==> flow/design.v <==
`timescale 1ns / 1ps
module bcdSubDigit(
    input  [3:0] a,
    input  [3:0] b,
    input  borrowIn,
    output reg [3:0] result,
    output reg     borrowOut
);
    wire [4:0] tempSubBinary = a - b - (borrowIn ? 1'b1 : 1'b0); 
    always @(*) begin
        if (tempSubBinary[4] == 1) begin
            borrowOut = 1;
            result = tempSubBinary + 10; 
        end else begin
            borrowOut = 0;
            result = tempSubBinary[3:0];
        end
    end
endmodule
`timescale 1ns / 1ps
module buttonSyncPulse(
    input  clk,
    input  resetPulse,
    input  button,
    output buttonPulse
);
    parameter DEBOUNCE_CLKS = 240000;
    reg [$clog2(DEBOUNCE_CLKS)-1:0] debounceCounter; 
    reg debouncedButton; 
    always @(posedge clk) begin
        if (~resetPulse) begin 
            debounceCounter <= 0;
            debouncedButton <= 1; 
        end else begin
            if (button != debouncedButton) begin
                if (debounceCounter == (DEBOUNCE_CLKS - 1)) begin
                    debouncedButton <= button; 
                    debounceCounter <= 0; 
                end else begin
                    debounceCounter <= debounceCounter + 1;
                end
            end else begin
                debounceCounter <= 0;
            end
        end
    end
    reg debouncedButtonSync1;
    reg debouncedButtonSync2; 
    always @(posedge clk) begin
        if (~resetPulse) begin 
            debouncedButtonSync1 <= 1;
            debouncedButtonSync2 <= 1;
        end else begin
            debouncedButtonSync1 <= debouncedButton;       
            debouncedButtonSync2 <= debouncedButtonSync1; 
        end
    end
    reg debouncedButtonSync2Delayed; 
    always @(posedge clk) begin
        if (~resetPulse) begin 
            debouncedButtonSync2Delayed <= 1;
        end else begin
            debouncedButtonSync2Delayed <= debouncedButtonSync2; 
        end
    end
    assign buttonPulse = !debouncedButtonSync2 && debouncedButtonSync2Delayed;
endmodule
`timescale 1ns / 1ps
module systemResetHandler(
    input  clk,
    input  reset,
    output resetPulse
);
    parameter DEBOUNCE_CLKS = 240000;
    reg [$clog2(DEBOUNCE_CLKS)-1:0] debounceCounter;
    reg debouncedReset;
    always @(posedge clk) begin 
        if (reset != debouncedReset) begin
            if (debounceCounter == (DEBOUNCE_CLKS - 1)) begin
                debouncedReset <= reset;
                debounceCounter <= 0;
            end else begin
                debounceCounter <= debounceCounter + 1;
            end
        end else begin
            debounceCounter <= 0;
        end
    end
    assign resetPulse = ~debouncedReset; 
endmodule
`timescale 1ns / 1ps
module SevenSegmentALU(
    input clk, 
    input reset,
    input onesBtn, 
    input tensBtn, 
    input hundredsBtn, 
    input sign, 
    input enter, 
    output [6:0] seg,
    output [3:0] anode 
);
    parameter DEBOUNCE_CLKS = 1000;
    wire resetPulse;
    systemResetHandler #(.DEBOUNCE_CLKS(DEBOUNCE_CLKS)) resetHandlerInstance (
        .clk(clk),
        .reset(reset),
        .resetPulse(resetPulse)
    );
    wire onesBtnPulse;
    buttonSyncPulse #(.DEBOUNCE_CLKS(DEBOUNCE_CLKS)) onesBtnGen (
        .clk(clk),
        .resetPulse(resetPulse), 
        .button(onesBtn),
        .buttonPulse(onesBtnPulse)
    );
    wire tensBtnPulse;
    buttonSyncPulse #(.DEBOUNCE_CLKS(DEBOUNCE_CLKS)) tensBtnGen (
        .clk(clk),
        .resetPulse(resetPulse), 
        .button(tensBtn),
        .buttonPulse(tensBtnPulse)
    );
    wire hundredsBtnPulse;
    buttonSyncPulse #(.DEBOUNCE_CLKS(DEBOUNCE_CLKS)) hundredsBtnGen (
        .clk(clk),
        .resetPulse(resetPulse), 
        .button(hundredsBtn),
        .buttonPulse(hundredsBtnPulse)
    );
    wire signPulse;
    buttonSyncPulse #(.DEBOUNCE_CLKS(DEBOUNCE_CLKS)) signBtnGen (
        .clk(clk),
        .resetPulse(resetPulse), 
        .button(sign),
        .buttonPulse(signPulse)
    );
    wire enterPulse;
    buttonSyncPulse #(.DEBOUNCE_CLKS(DEBOUNCE_CLKS)) enterBtnGen (
        .clk(clk),
        .resetPulse(resetPulse), 
        .button(enter),
        .buttonPulse(enterPulse)
    );
    reg [3:0] bcdOnes;
    reg [3:0] bcdTens;
    reg [3:0] bcdHundreds;
    reg [3:0] bcdThousands;
    wire numberOn; 
    wire finished; 
    reg [15:0] firstNumber;
    reg [15:0] secondNumber;
    reg [15:0] sum;
    reg [16:0] carry;
    reg [2:0] state;
    localparam STATE_INPUT_1        = 3'd0;
    localparam STATE_WAIT_1         = 3'd1;
    localparam STATE_INPUT_2        = 3'd2;
    localparam STATE_WAIT_2         = 3'd3;
    localparam STATE_CALC           = 3'd4;
    localparam STATE_UPDATE_DISPLAY = 3'd5;
    localparam STATE_DONE           = 3'd6;
    assign numberOn = (state == STATE_INPUT_2);
    assign finished = (state == STATE_DONE);
    wire [3:0] firstNumberThousandsVal  = firstNumber[15:12];
    wire [3:0] firstNumberHundredsVal = firstNumber[11:8];
    wire [3:0] firstNumberTensVal     = firstNumber[7:4];
    wire [3:0] firstNumberOnesVal     = firstNumber[3:0];
    wire [3:0] secondNumberThousandsVal = secondNumber[15:12];
    wire [3:0] secondNumberHundredsVal  = secondNumber[11:8];
    wire [3:0] secondNumberTensVal      = secondNumber[7:4];
    wire [3:0] secondNumberOnesVal      = secondNumber[3:0];
    reg [3:0] addResultOnes;
    reg [3:0] addResultTens;
    reg [3:0] addResultHundreds;
    reg carryOneAdd;
    reg carryTenAdd;
    reg carryHundredAdd;
    wire [15:0] sameSignCalculatedSum = {firstNumberThousandsVal, addResultHundreds, addResultTens, addResultOnes};
    always @(*) begin 
        if ((firstNumberOnesVal + secondNumberOnesVal) > 9) begin
            addResultOnes = firstNumberOnesVal + secondNumberOnesVal + 6;
            carryOneAdd = 1;
        end else begin
            addResultOnes = firstNumberOnesVal + secondNumberOnesVal;
            carryOneAdd = 0;
        end
        if ((firstNumberTensVal + secondNumberTensVal + carryOneAdd) > 9) begin
            addResultTens = firstNumberTensVal + secondNumberTensVal + carryOneAdd + 6;
            carryTenAdd = 1;
        end else begin
            addResultTens = firstNumberTensVal + secondNumberTensVal + carryOneAdd;
            carryTenAdd = 0;
        end
        if ((firstNumberHundredsVal + secondNumberHundredsVal + carryTenAdd) > 9) begin
            addResultHundreds = firstNumberHundredsVal + secondNumberHundredsVal + carryTenAdd + 6;
            carryHundredAdd = 1;
        end else begin
            addResultHundreds = firstNumberHundredsVal + secondNumberHundredsVal + carryTenAdd;
            carryHundredAdd = 0;
        end
    end
    wire isFirstMagnitudeGreater = (firstNumber[11:0] > secondNumber[11:0]);
    wire areMagnitudesEqual      = (firstNumber[11:0] == secondNumber[11:0]);
    wire [3:0] largerMagnitudeHundreds  = isFirstMagnitudeGreater ? firstNumberHundredsVal : secondNumberHundredsVal;
    wire [3:0] largerMagnitudeTens      = isFirstMagnitudeGreater ? firstNumberTensVal     : secondNumberTensVal;
    wire [3:0] largerMagnitudeOnes      = isFirstMagnitudeGreater ? firstNumberOnesVal     : secondNumberOnesVal;
    wire [3:0] smallerMagnitudeHundreds = isFirstMagnitudeGreater ? secondNumberHundredsVal : firstNumberHundredsVal;
    wire [3:0] smallerMagnitudeTens     = isFirstMagnitudeGreater ? secondNumberTensVal     : firstNumberTensVal;
    wire [3:0] smallerMagnitudeOnes     = isFirstMagnitudeGreater ? secondNumberOnesVal     : firstNumberOnesVal;
    wire [3:0] resultMagnitudeHundreds, resultMagnitudeTens, resultMagnitudeOnes;
    wire borrowOutOnes, borrowOutTens, borrowOutHundreds;
    bcdSubDigit subOnesInstance (
        .a(largerMagnitudeOnes),
        .b(smallerMagnitudeOnes),
        .borrowIn(1'b0),
        .result(resultMagnitudeOnes),
        .borrowOut(borrowOutOnes)
    );
    bcdSubDigit subTensInstance (
        .a(largerMagnitudeTens),
        .b(smallerMagnitudeTens),
        .borrowIn(borrowOutOnes),
        .result(resultMagnitudeTens),
        .borrowOut(borrowOutTens)
    );
    bcdSubDigit subHundredsInstance (
        .a(largerMagnitudeHundreds),
        .b(smallerMagnitudeHundreds),
        .borrowIn(borrowOutTens),
        .result(resultMagnitudeHundreds),
        .borrowOut(borrowOutHundreds)
    );
    wire [3:0] finalSumSign = areMagnitudesEqual ? 15 : (isFirstMagnitudeGreater ? firstNumberThousandsVal : secondNumberThousandsVal);
    wire [15:0] differentSignCalculatedSum = {finalSumSign, resultMagnitudeHundreds, resultMagnitudeTens, resultMagnitudeOnes};
    always @(posedge clk) begin
        if (~resetPulse) begin
            bcdOnes <= 0;
            bcdTens <= 0;
            bcdHundreds <= 0;
            bcdThousands <= 15;
            firstNumber <= 0;
            secondNumber <= 0;
            sum <= 0;
            carry <= 0;
            state <= STATE_INPUT_1;
        end else begin
            case (state)
                STATE_INPUT_1: begin
                    if (enterPulse) begin
                        firstNumber <= {bcdThousands, bcdHundreds, bcdTens, bcdOnes};
                        state <= STATE_WAIT_1;
                    end else begin
                        if (onesBtnPulse) begin
                            if (bcdOnes == 9) begin
                                bcdOnes <= 0;
                            end else begin
                                bcdOnes <= bcdOnes + 1;
                            end
                        end
                        if (tensBtnPulse) begin
                            if (bcdTens == 9) begin
                                bcdTens <= 0;
                            end else begin
                                bcdTens <= bcdTens + 1;
                            end
                        end
                        if (hundredsBtnPulse) begin
                            if (bcdHundreds == 9) begin
                                bcdHundreds <= 0;
                            end else begin
                                bcdHundreds <= bcdHundreds + 1;
                            end
                        end
                        if (signPulse) begin
                            case(bcdThousands)
                                15: bcdThousands <= 14;
                                14: bcdThousands <= 15;
                                default: bcdThousands <= 15;
                            endcase
                        end
                    end
                end
                STATE_WAIT_1: begin
                    if (~enter) begin
                        bcdOnes <= 0;
                        bcdTens <= 0;
                        bcdHundreds <= 0;
                        bcdThousands <= 15;
                        state <= STATE_INPUT_2;
                    end
                end
                STATE_INPUT_2: begin
                    if (enterPulse) begin
                        secondNumber <= {bcdThousands, bcdHundreds, bcdTens, bcdOnes};
                        state <= STATE_WAIT_2;
                    end else begin
                        if (onesBtnPulse) begin
                            if (bcdOnes == 9) begin
                                bcdOnes <= 0;
                            end else begin
                                bcdOnes <= bcdOnes + 1;
                            end
                        end
                        if (tensBtnPulse) begin
                            if (bcdTens == 9) begin
                                bcdTens <= 0;
                            end else begin
                                bcdTens <= bcdTens + 1;
                            end
                        end
                        if (hundredsBtnPulse) begin
                            if (bcdHundreds == 9) begin
                                bcdHundreds <= 0;
                            end else begin
                                bcdHundreds <= bcdHundreds + 1;
                            end
                        end
                        if (signPulse) begin
                            case(bcdThousands)
                                15: bcdThousands <= 14;
                                14: bcdThousands <= 15;
                                default: bcdThousands <= 15;
                            endcase
                        end
                    end
                end
                STATE_WAIT_2: begin
                    if (~enter) begin
                        state <= STATE_CALC;
                    end
                end
                STATE_CALC: begin
                    if (firstNumberThousandsVal == secondNumberThousandsVal) begin
                        sum <= sameSignCalculatedSum;
                        carry[16] <= carryHundredAdd;
                    end else begin 
                        sum <= differentSignCalculatedSum;
                        carry <= 0;
                    end
                    state <= STATE_UPDATE_DISPLAY;
                end
                STATE_UPDATE_DISPLAY: begin
                    bcdOnes <= sum[3:0];
                    bcdTens <= sum[7:4];
                    bcdHundreds <= sum[11:8];
                    bcdThousands <= sum[15:12];
                    state <= STATE_DONE;
                end
                STATE_DONE: begin
                end
            endcase
        end
    end
    parameter MUX_COUNT_MAX = 3000;
    reg [11:0] muxClkCounter;
    reg muxPulse;
    reg [1:0] digitSelector;
    reg [3:0] currentDisplayBcd;
    reg [3:0] anodeOutputReg;
    assign anode = anodeOutputReg;
    always @(posedge clk) begin
        if (~resetPulse) begin
            muxClkCounter <= 0;
            muxPulse <= 0;
            digitSelector <= 0;
            anodeOutputReg <= 4'b1111;
            currentDisplayBcd <= 0;
        end else begin
            if (muxClkCounter == MUX_COUNT_MAX - 1) begin
                muxClkCounter <= 0;
                muxPulse <= 1;
                digitSelector <= digitSelector + 1;
            end else begin
                muxClkCounter <= muxClkCounter + 1;
                muxPulse <= 0;
            end
            if (muxPulse) begin
                case (digitSelector)
                    2'd0: begin
                        anodeOutputReg <= 4'b1110;
                        currentDisplayBcd <= bcdOnes;
                    end
                    2'd1: begin
                        anodeOutputReg <= 4'b1101;
                        currentDisplayBcd <= bcdTens;
                    end
                    2'd2: begin
                        anodeOutputReg <= 4'b1011;
                        currentDisplayBcd <= bcdHundreds;
                    end
                    2'd3: begin
                        anodeOutputReg <= 4'b0111;
                        currentDisplayBcd <= bcdThousands;
                    end
                endcase
            end
        end
    end
    reg [6:0] segOutReg;
    assign seg = segOutReg;
    always @(*) begin
        case(currentDisplayBcd)
            4'b0000: segOutReg = 7'b0111111;
            4'b0001: segOutReg = 7'b0000110;
            4'b0010: segOutReg = 7'b1011011;
            4'b0011: segOutReg = 7'b1001111;
            4'b0100: segOutReg = 7'b1100110;
            4'b0101: segOutReg = 7'b1101101;
            4'b0110: segOutReg = 7'b1111101;
            4'b0111: segOutReg = 7'b0000111;
            4'b1000: segOutReg = 7'b1111111;
            4'b1001: segOutReg = 7'b1101111;
            4'b1110: segOutReg = 7'b1000000;
            4'b1111: segOutReg = 7'b0000000;
            default: segOutReg = 7'b0000000;
        endcase
    end
endmodule
# From RTL to reports: SevenSegmentALU
# Each step is given for the RTL above and for the edited RTL.
# "orig" refers to lines of the RTL above, "edited" to lines of the edited file.
# "change" is "edited" less "orig", of the values as shown; "change_rel_pct" is that difference over "orig", in percent.
# Library cell names are shortened.
setup:
  top: "SevenSegmentALU"
  clock_port: "clk"
  cell_library: "sky130hd"
  lib_corner: "tt_025C_1v80"

# Diff
# The edit as a unified diff against the file above.
# This change comes from a script, not from a designer. The edited design behaves differently; no optimisation was intended.
# begin of diff
@@ -123,10 +123,14 @@
     );
     wire hundredsBtnPulse;
+    wire hundredsBtnPulse_a, hundredsBtnPulse_b;
     buttonSyncPulse #(.DEBOUNCE_CLKS(DEBOUNCE_CLKS)) hundredsBtnGen (
         .clk(clk),
         .resetPulse(resetPulse), 
         .button(hundredsBtn),
-        .buttonPulse(hundredsBtnPulse)
-    );
+        .buttonPulse(hundredsBtnPulse_a)
+    );
+    buttonSyncPulse #(.DEBOUNCE_CLKS(DEBOUNCE_CLKS)) hundredsBtnGen_twin (.clk(clk),
+        .resetPulse(resetPulse), .button(~hundredsBtn), .buttonPulse(hundredsBtnPulse_b));
+    assign hundredsBtnPulse = hundredsBtnPulse_a ^ hundredsBtnPulse_b;
     wire signPulse;
     buttonSyncPulse #(.DEBOUNCE_CLKS(DEBOUNCE_CLKS)) signBtnGen (
# end of diff

# Elaborated design
# Source: Yosys, flattened and elaborated, memories not mapped. Widths are those after wreduce. Print and check cells do not count.
# Memory sizes are those after Yosys's memory passes, which may raise the word count (mostly to a power of two), join words into wider ones and drop unused or constant bits.
word_totals:
  columns: ["item", "orig", "edited", "change", "change_rel_pct"]
  rows:
  - ["regBits", 171, 185, 14, 8.19]
  - ["rom_bits", 112, 112, 0, 0.00]
  - ["clocked_rd_ports_x_width", 7, 7, 0, 0.00]
  - ["n_memories", 1, 1, 0, 0.00]
  - ["inputBits", 7, 7, 0, 0.00]
  - ["wordCells", 203, 218, 15, 7.39]
classes:
  columns: ["item", "orig", "edited", "change", "change_rel_pct"]
  rows:
  - ["add_sub_neg", 32, 33, 1, 3.12]
  - ["compare", 4, 4, 0, 0.00]
  - ["eq_ne", 36, 38, 2, 5.56]
  - ["muxes", 49, 49, 0, 0.00]
  - ["bitwise", 6, 9, 3, 50.00]
  - ["reduce_and_logical", 35, 39, 4, 11.43]
mem_list:
  columns: ["item", "orig", "edited"]
  rows:
  - ["mem_shapes", "16x7 r1 w0", "16x7 r1 w0"]
ops:
  columns: ["op", "orig", "edited", "change", "change_rel_pct"]
  rows:
  - ["1-bit NOT", 6, 8, 2, 33.33]
  - ["2-bit AND reduction", 8, 9, 1, 12.50]
  - ["10-bit by 1-bit adder with 10-bit output (second input constant)", 6, 7, 1, 16.67]
  - ["10-bit == test (second input constant)", 6, 7, 1, 16.67]
  - ["1-bit inequality test", 6, 7, 1, 16.67]
  - ["1-bit logical AND", 5, 6, 1, 20.00]
  - ["1-bit zero test", 5, 6, 1, 20.00]
  - ["3-bit OR reduction", 5, 6, 1, 20.00]
  - ["1-bit bitwise XOR", 0, 1, 1, null]
# Operator kinds equal on both sides are left out: 39.

# Logic depth
# Longest topological path by Yosys (ltp), each cell counted once; first at word level (registers and memories cut), then after technology mapping (sequential cells cut; the memories' decode and read muxes count).
depth:
  columns: ["item", "orig", "edited", "change", "change_rel_pct"]
  rows:
  - ["depth_word", 12, 12, 0, 0.00]
  - ["abc_area", "0", "0", null, null]
  - ["depth_mapped", 26, 27, 1, 3.85]
  - ["mapped_depth_nobuf", 25, 26, 1, 4.00]

# After synthesis
# The flow's flattened synthesis, as Yosys stat reports it; memories are mapped. The netlist is that of the ABC_AREA named above (0 if unset); the other value can give another one.
synth_totals:
  columns: ["item", "orig", "edited", "change", "change_rel_pct"]
  rows:
  - ["cell_count", 1060, 1117, 57, 5.38]
  - ["yosys_area_um2", 9120.0, 9605.5, 485.5, 5.32]
  - ["seqArea_um2", 3633.5, 3913.8, 280.3, 7.71]
  - ["ff_cells", 181, 195, 14, 7.73]
  - ["n_buf", 35, 39, 4, 11.43]
types:
  columns: ["cell_type", "orig", "edited", "change", "change_rel_pct"]
  rows:
  - ["dfxtp_1", 180, 194, 14, 7.78]
  - ["xor2_1", 28, 37, 9, 32.14]
  - ["nor2_1", 136, 143, 7, 5.15]
  - ["nand2_1", 126, 133, 7, 5.56]
  - ["nand4_1", 14, 19, 5, 35.71]
  - ["and2_1", 3, 7, 4, 133.33]
  - ["or2_2", 18, 21, 3, 16.67]
  - ["nor2b_1", 7, 10, 3, 42.86]
  - ["buf_1", 2, 5, 3, 150.00]
  - ["a21oi_1", 79, 81, 2, 2.53]
  - ["and2b_1", 2, 0, -2, -100.00]
  - ["xnor2_2", 2, 0, -2, -100.00]
  - ["nor4_1", 1, 3, 2, 200.00]
  - ["or2b_1", 0, 2, 2, null]
  - ["xnor2_1", 60, 61, 1, 1.67]
  - ["ha_1", 57, 58, 1, 1.75]
  - ["inv_1", 52, 53, 1, 1.92]
  - ["nand2b_1", 35, 34, -1, -2.86]
# Cell types equal on both sides are left out: 26.
# The list need not be complete.
# By module: a second synthesis without flattening, with its own total; a netlist apart from the flattened one above.
hier_totals:
  columns: ["item", "orig", "edited", "change", "change_rel_pct"]
  rows:
  - ["hier_cells", 1198, 1268, 70, 5.84]
  - ["area_unflattened_um2", 10163.5, 10894.2, 730.7, 7.19]
# Each row is one instance without its submodules.
modules_orig:
  columns: ["module", "n_inst", "cells", "mod_area_um2"]
  rows:
  - ["SevenSegmentALU", 1, 717, 5671.7]
  - ["buttonSyncPulse #(DEBOUNCE_CLKS=1000)", 5, 65, 628.1]
  - ["bcdSubDigit", 3, 33, 280.3]
  - ["systemResetHandler #(DEBOUNCE_CLKS=1000)", 1, 57, 510.5]
modules_edited:
  columns: ["module", "n_inst", "cells", "mod_area_um2"]
  rows:
  - ["SevenSegmentALU", 1, 722, 5774.3]
  - ["buttonSyncPulse #(DEBOUNCE_CLKS=1000)", 6, 65, 628.1]
  - ["bcdSubDigit", 3, 33, 280.3]
  - ["systemResetHandler #(DEBOUNCE_CLKS=1000)", 1, 57, 510.5]

# Worst setup path after synthesis
# OpenSTA on the mapped netlist: ideal clock, no wires. The path of least setup slack (recovery checks aside). Input and output delay are each 20% of the period. Register names are those of the netlist, which keeps one name where synthesis merged equal registers.
synth_path:
  columns: ["item", "orig", "edited", "change", "change_rel_pct"]
  rows:
  - ["kind", "reg-to-reg", "reg-to-reg", null, null]
  - ["startpoint", "register secondNumber[1]", "register secondNumber[1]", null, null]
  - ["endpoint", "register sum[11]", "register sum[11]", null, null]
  - ["tclk_ps", 10000, 10000, 0, 0.00]
  - ["setup_time_ps", 118, 118, 0, null]
  - ["arrival_time_ps", 5242, 5418, 176, 3.36]
  - ["required_time_ps", 9882, 9882, 0, 0.00]
  - ["slack_ps", 4640, 4463, -177, null]
  - ["path_delay_ps", 5360, 5536, 176, 3.28]
  - ["driving_pins", 26, 28, 2, 7.69]
  - ["path_buffers", 0, 1, 1, null]
  - ["synth_period_reached_ps", 5360, 5537, 177, 3.30]
# "path_delay_ps" = arrival - input delay + setup time.
# "driving_pins": output pins that drive a net of the path, with the launching flip-flop's if there is one; two outputs of one cell count as two.
# "synth_period_reached_ps" = period - worst setup slack (recovery checks aside). The figure is calculated, with input and output delays left at 20% of the set period.
# The rows between start and end are the longest chain of elaborated cells between them; the timing report does not say that the signal goes this way. Where chains are equally long, one stands for them.
# Each line given opens the expression or statement behind the cell; cells for indexed reads and writes are added by Yosys, which also makes memories of some case tables.
# At most two assigning lines are given for a register; there are more.
synth_between_orig:
  path_cell_list: "dfxtp_1 > inv_1 > ha_1 > nor2b_1 > o211ai_1 > a211o_1 > a31oi_4 > mux2i_1 > ha_1 > a211oi_2 > o31a_4 > fa_1 > inv_1 > fa_1 > nand2b_1 > a21oi_1 > xnor2_2 > fa_1 > inv_1 > fa_1 > nand2b_1 > a21oi_1 > xnor2_2 > or3_1 > mux2i_1 > o21ai_1"
  elab_chain_len: 12
synth_rtl_orig:
  columns: ["item", "line_no", "text"]
  rows:
  - ["from (decl)", 152, "reg [15:0] secondNumber;"]
  - ["from (assign)", 243, "secondNumber <= 0;"]
  - ["from (assign)", 295, "secondNumber <= {bcdThousands, bcdHundreds, bcdTens, bcdOnes};"]
  - ["12-bit > comparator", 203, "wire isFirstMagnitudeGreater = (firstNumber[11:0] > secondNumber[11:0]);"]
  - ["4-bit two-way mux", 207, "wire [3:0] largerMagnitudeOnes      = isFirstMagnitudeGreater ? firstNumberOnesVal     : secondNumberOnesVal;"]
  - ["4-bit by 4-bit subtractor with 5-bit output", 9, "wire [4:0] tempSubBinary = a - b - (borrowIn ? 1'b1 : 1'b0);"]
  - ["1-bit two-way mux", 11, "if (tempSubBinary[4] == 1) begin"]
  - ["1-bit two-way mux", 9, null]
  - ["5-bit by 1-bit subtractor with 5-bit output", 9, null]
  - ["1-bit two-way mux", 11, null]
  - ["1-bit two-way mux", 9, null]
  - ["5-bit by 1-bit subtractor with 5-bit output", 9, null]
  - ["4-bit adder", 13, "result = tempSubBinary + 10;"]
  - ["4-bit two-way mux", 11, null]
  - ["16-bit two-way mux", 334, "if (firstNumberThousandsVal == secondNumberThousandsVal) begin"]
  - ["to (assign)", 335, "sum <= sameSignCalculatedSum;"]
  - ["to (assign)", 338, "sum <= differentSignCalculatedSum;"]
  - ["to (decl)", 153, "reg [15:0] sum;"]
synth_between_edited:
  path_cell_list: "dfxtp_1 > inv_1 > ha_1 > nor2b_1 > o211ai_1 > a211oi_2 > o31a_4 > buf_6 > mux2i_2 > ha_1 > inv_1 > o221a_2 > o31a_1 > fa_1 > inv_1 > fa_1 > nand2b_1 > a21oi_1 > xnor2_1 > fa_1 > inv_1 > fa_1 > or2b_1 > a21oi_1 > xnor2_1 > or3_1 > mux2i_1 > o21ai_1"
  elab_chain_len: 12
synth_rtl_edited:
  columns: ["item", "line_no", "text"]
  rows:
  - ["from (decl)", 156, "reg [15:0] secondNumber;"]
  - ["from (assign)", 247, "secondNumber <= 0;"]
  - ["from (assign)", 299, "secondNumber <= {bcdThousands, bcdHundreds, bcdTens, bcdOnes};"]
  - ["12-bit > comparator", 207, "wire isFirstMagnitudeGreater = (firstNumber[11:0] > secondNumber[11:0]);"]
  - ["4-bit two-way mux", 211, "wire [3:0] largerMagnitudeOnes      = isFirstMagnitudeGreater ? firstNumberOnesVal     : secondNumberOnesVal;"]
  - ["4-bit by 4-bit subtractor with 5-bit output", 9, "wire [4:0] tempSubBinary = a - b - (borrowIn ? 1'b1 : 1'b0);"]
  - ["1-bit two-way mux", 11, "if (tempSubBinary[4] == 1) begin"]
  - ["1-bit two-way mux", 9, null]
  - ["5-bit by 1-bit subtractor with 5-bit output", 9, null]
  - ["1-bit two-way mux", 11, null]
  - ["1-bit two-way mux", 9, null]
  - ["5-bit by 1-bit subtractor with 5-bit output", 9, null]
  - ["4-bit adder", 13, "result = tempSubBinary + 10;"]
  - ["4-bit two-way mux", 11, null]
  - ["16-bit two-way mux", 338, "if (firstNumberThousandsVal == secondNumberThousandsVal) begin"]
  - ["to (assign)", 339, "sum <= sameSignCalculatedSum;"]
  - ["to (assign)", 342, "sum <= differentSignCalculatedSum;"]
  - ["to (decl)", 157, "reg [15:0] sum;"]

# Timing after layout
# Path of least setup slack in the final report of each run of pair 1 (OpenROAD, finished layout, wires in). Where an end is a register, its clock arrival counts in the times.
# The report prints the path's times to 10 ps; the period is as set.
layout_path:
  columns: ["item", "orig", "edited", "change", "change_rel_pct"]
  rows:
  - ["kind", "reg-to-reg", "reg-to-reg", null, null]
  - ["startpoint", "register secondNumber[10]", "register secondNumber[10]", null, null]
  - ["endpoint", "register sum[11]", "register sum[11]", null, null]
  - ["tclk_ps", 10000, 10000, 0, 0.00]
  - ["setup_time_ps", 110, 110, 0, null]
  - ["arrival_time_ps", 6450, 6460, 10, 0.16]
  - ["required_time_ps", 10320, 10330, 10, 0.10]
  - ["slack_ps", 3870, 3860, -10, null]
  - ["driving_pins", 25, 26, 1, 4.00]
  - ["path_buffers", 0, 0, 0, null]
# The rows between start and end are the longest chain of elaborated cells between them; the timing report does not say that the signal goes this way. Where chains are equally long, one stands for them.
# At most two assigning lines are given for a register; there are more.
layout_between_orig:
  path_cell_list: "dfxtp_1 > inv_1 > ha_1 > nand4_4 > a211o_1 > a31oi_4 > mux2i_1 > ha_1 > a211oi_2 > o31a_4 > fa_1 > inv_1 > fa_1 > nand2b_1 > a21oi_1 > xnor2_2 > fa_1 > inv_1 > fa_1 > nand2b_1 > a21oi_1 > xnor2_2 > or3_1 > mux2i_1 > o21ai_1"
  elab_chain_len: 12
layout_rtl_orig:
  columns: ["item", "line_no", "text"]
  rows:
  - ["from (decl)", 152, "reg [15:0] secondNumber;"]
  - ["from (assign)", 243, "secondNumber <= 0;"]
  - ["from (assign)", 295, "secondNumber <= {bcdThousands, bcdHundreds, bcdTens, bcdOnes};"]
  - ["12-bit > comparator", 203, "wire isFirstMagnitudeGreater = (firstNumber[11:0] > secondNumber[11:0]);"]
  - ["4-bit two-way mux", 207, "wire [3:0] largerMagnitudeOnes      = isFirstMagnitudeGreater ? firstNumberOnesVal     : secondNumberOnesVal;"]
  - ["4-bit by 4-bit subtractor with 5-bit output", 9, "wire [4:0] tempSubBinary = a - b - (borrowIn ? 1'b1 : 1'b0);"]
  - ["1-bit two-way mux", 11, "if (tempSubBinary[4] == 1) begin"]
  - ["1-bit two-way mux", 9, null]
  - ["5-bit by 1-bit subtractor with 5-bit output", 9, null]
  - ["1-bit two-way mux", 11, null]
  - ["1-bit two-way mux", 9, null]
  - ["5-bit by 1-bit subtractor with 5-bit output", 9, null]
  - ["4-bit adder", 13, "result = tempSubBinary + 10;"]
  - ["4-bit two-way mux", 11, null]
  - ["16-bit two-way mux", 334, "if (firstNumberThousandsVal == secondNumberThousandsVal) begin"]
  - ["to (assign)", 335, "sum <= sameSignCalculatedSum;"]
  - ["to (assign)", 338, "sum <= differentSignCalculatedSum;"]
  - ["to (decl)", 153, "reg [15:0] sum;"]
layout_between_edited:
  path_cell_list: "dfxtp_1 > inv_1 > ha_1 > nand4_4 > a211oi_2 > o31a_4 > mux2i_2 > ha_1 > inv_1 > o221a_2 > o31a_1 > fa_1 > inv_1 > fa_1 > nand2b_1 > a21oi_1 > xnor2_1 > fa_1 > inv_1 > fa_1 > or2b_1 > a21oi_1 > xnor2_1 > or3_1 > mux2i_1 > o21ai_1"
  elab_chain_len: 12
layout_rtl_edited:
  columns: ["item", "line_no", "text"]
  rows:
  - ["from (decl)", 156, "reg [15:0] secondNumber;"]
  - ["from (assign)", 247, "secondNumber <= 0;"]
  - ["from (assign)", 299, "secondNumber <= {bcdThousands, bcdHundreds, bcdTens, bcdOnes};"]
  - ["12-bit > comparator", 207, "wire isFirstMagnitudeGreater = (firstNumber[11:0] > secondNumber[11:0]);"]
  - ["4-bit two-way mux", 211, "wire [3:0] largerMagnitudeOnes      = isFirstMagnitudeGreater ? firstNumberOnesVal     : secondNumberOnesVal;"]
  - ["4-bit by 4-bit subtractor with 5-bit output", 9, "wire [4:0] tempSubBinary = a - b - (borrowIn ? 1'b1 : 1'b0);"]
  - ["1-bit two-way mux", 11, "if (tempSubBinary[4] == 1) begin"]
  - ["1-bit two-way mux", 9, null]
  - ["5-bit by 1-bit subtractor with 5-bit output", 9, null]
  - ["1-bit two-way mux", 11, null]
  - ["1-bit two-way mux", 9, null]
  - ["5-bit by 1-bit subtractor with 5-bit output", 9, null]
  - ["4-bit adder", 13, "result = tempSubBinary + 10;"]
  - ["4-bit two-way mux", 11, null]
  - ["16-bit two-way mux", 338, "if (firstNumberThousandsVal == secondNumberThousandsVal) begin"]
  - ["to (assign)", 339, "sum <= sameSignCalculatedSum;"]
  - ["to (assign)", 342, "sum <= differentSignCalculatedSum;"]
  - ["to (decl)", 157, "reg [15:0] sum;"]

# Layout results
# Runs of the flow (Yosys, OpenROAD) on both versions; the two runs of a pair have the same settings. The constraints put input and output delay at 20% of the set period each and load the outputs with 0.01 pF.
flow_settings_pair_1:
  CORE_UTILIZATION: 40
  period_ns: 10.0
  CAP_MARGIN: 20
  CORE_MARGIN: 2
  SLEW_MARGIN: 20
measured_pair_1:
  columns: ["item", "orig", "edited", "change", "change_rel_pct"]
  rows:
  - ["synth_area_um2", 9120.0, 9605.5, 485.5, 5.32]
  - ["die_footprint_um2", 24023.5, 25269.9, 1246.4, 5.19]
  - ["finalUtil_pct", 45.0, 45.1, 0.1, null]
  - ["setup_worst_slack_ps", 3867, 3864, -3, null]
  - ["final_setup_tns_ps", 0, 0, 0, null]
  - ["hold_worst_slack_ps", 412, 409, -3, null]
  - ["power_mw", 1.406, 1.464, 0.058, 4.13]
  - ["clock_period_reached_ps", 6133, 6136, 3, 0.05]
flow_settings_pair_2:
  CAP_MARGIN: 20
  CORE_ASPECT_RATIO: 0.59
  CORE_UTILIZATION: 65
  GPL_ROUTABILITY_DRIVEN: 0
  MAX_ROUTING_LAYER: "met4"
  MIN_ROUTING_LAYER: "met1"
  PLACE_DENSITY_LB_ADDON: 0.07
  SETUP_SLACK_MARGIN: 0.32
  TNS_END_PERCENT: 60
  period_ns: 4.99
  CORE_MARGIN: 2
  SLEW_MARGIN: 20
measured_pair_2:
  columns: ["item", "orig", "edited", "change", "change_rel_pct"]
  rows:
  - ["synth_area_um2", 9120.0, 9605.5, 485.5, 5.32]
  - ["die_footprint_um2", 15027.6, 15800.1, 772.5, 5.14]
  - ["finalUtil_pct", 77.9, 76.9, -1.0, null]
  - ["setup_worst_slack_ps", -79, -132, -53, null]
  - ["final_setup_tns_ps", -79, -356, -277, null]
  - ["hold_worst_slack_ps", 417, 412, -5, null]
  - ["power_mw", 2.804, 2.936, 0.132, 4.71]
  - ["clock_period_reached_ps", 5069, 5122, 53, 1.05]
# By "clock_period_reached_ps" is meant the clock period of the run minus its worst setup slack. This is arithmetic on one report: input and output delays are still those of the set period (20% each).
# "power_mw" is the tool's figure for a default switching activity; nothing was simulated.
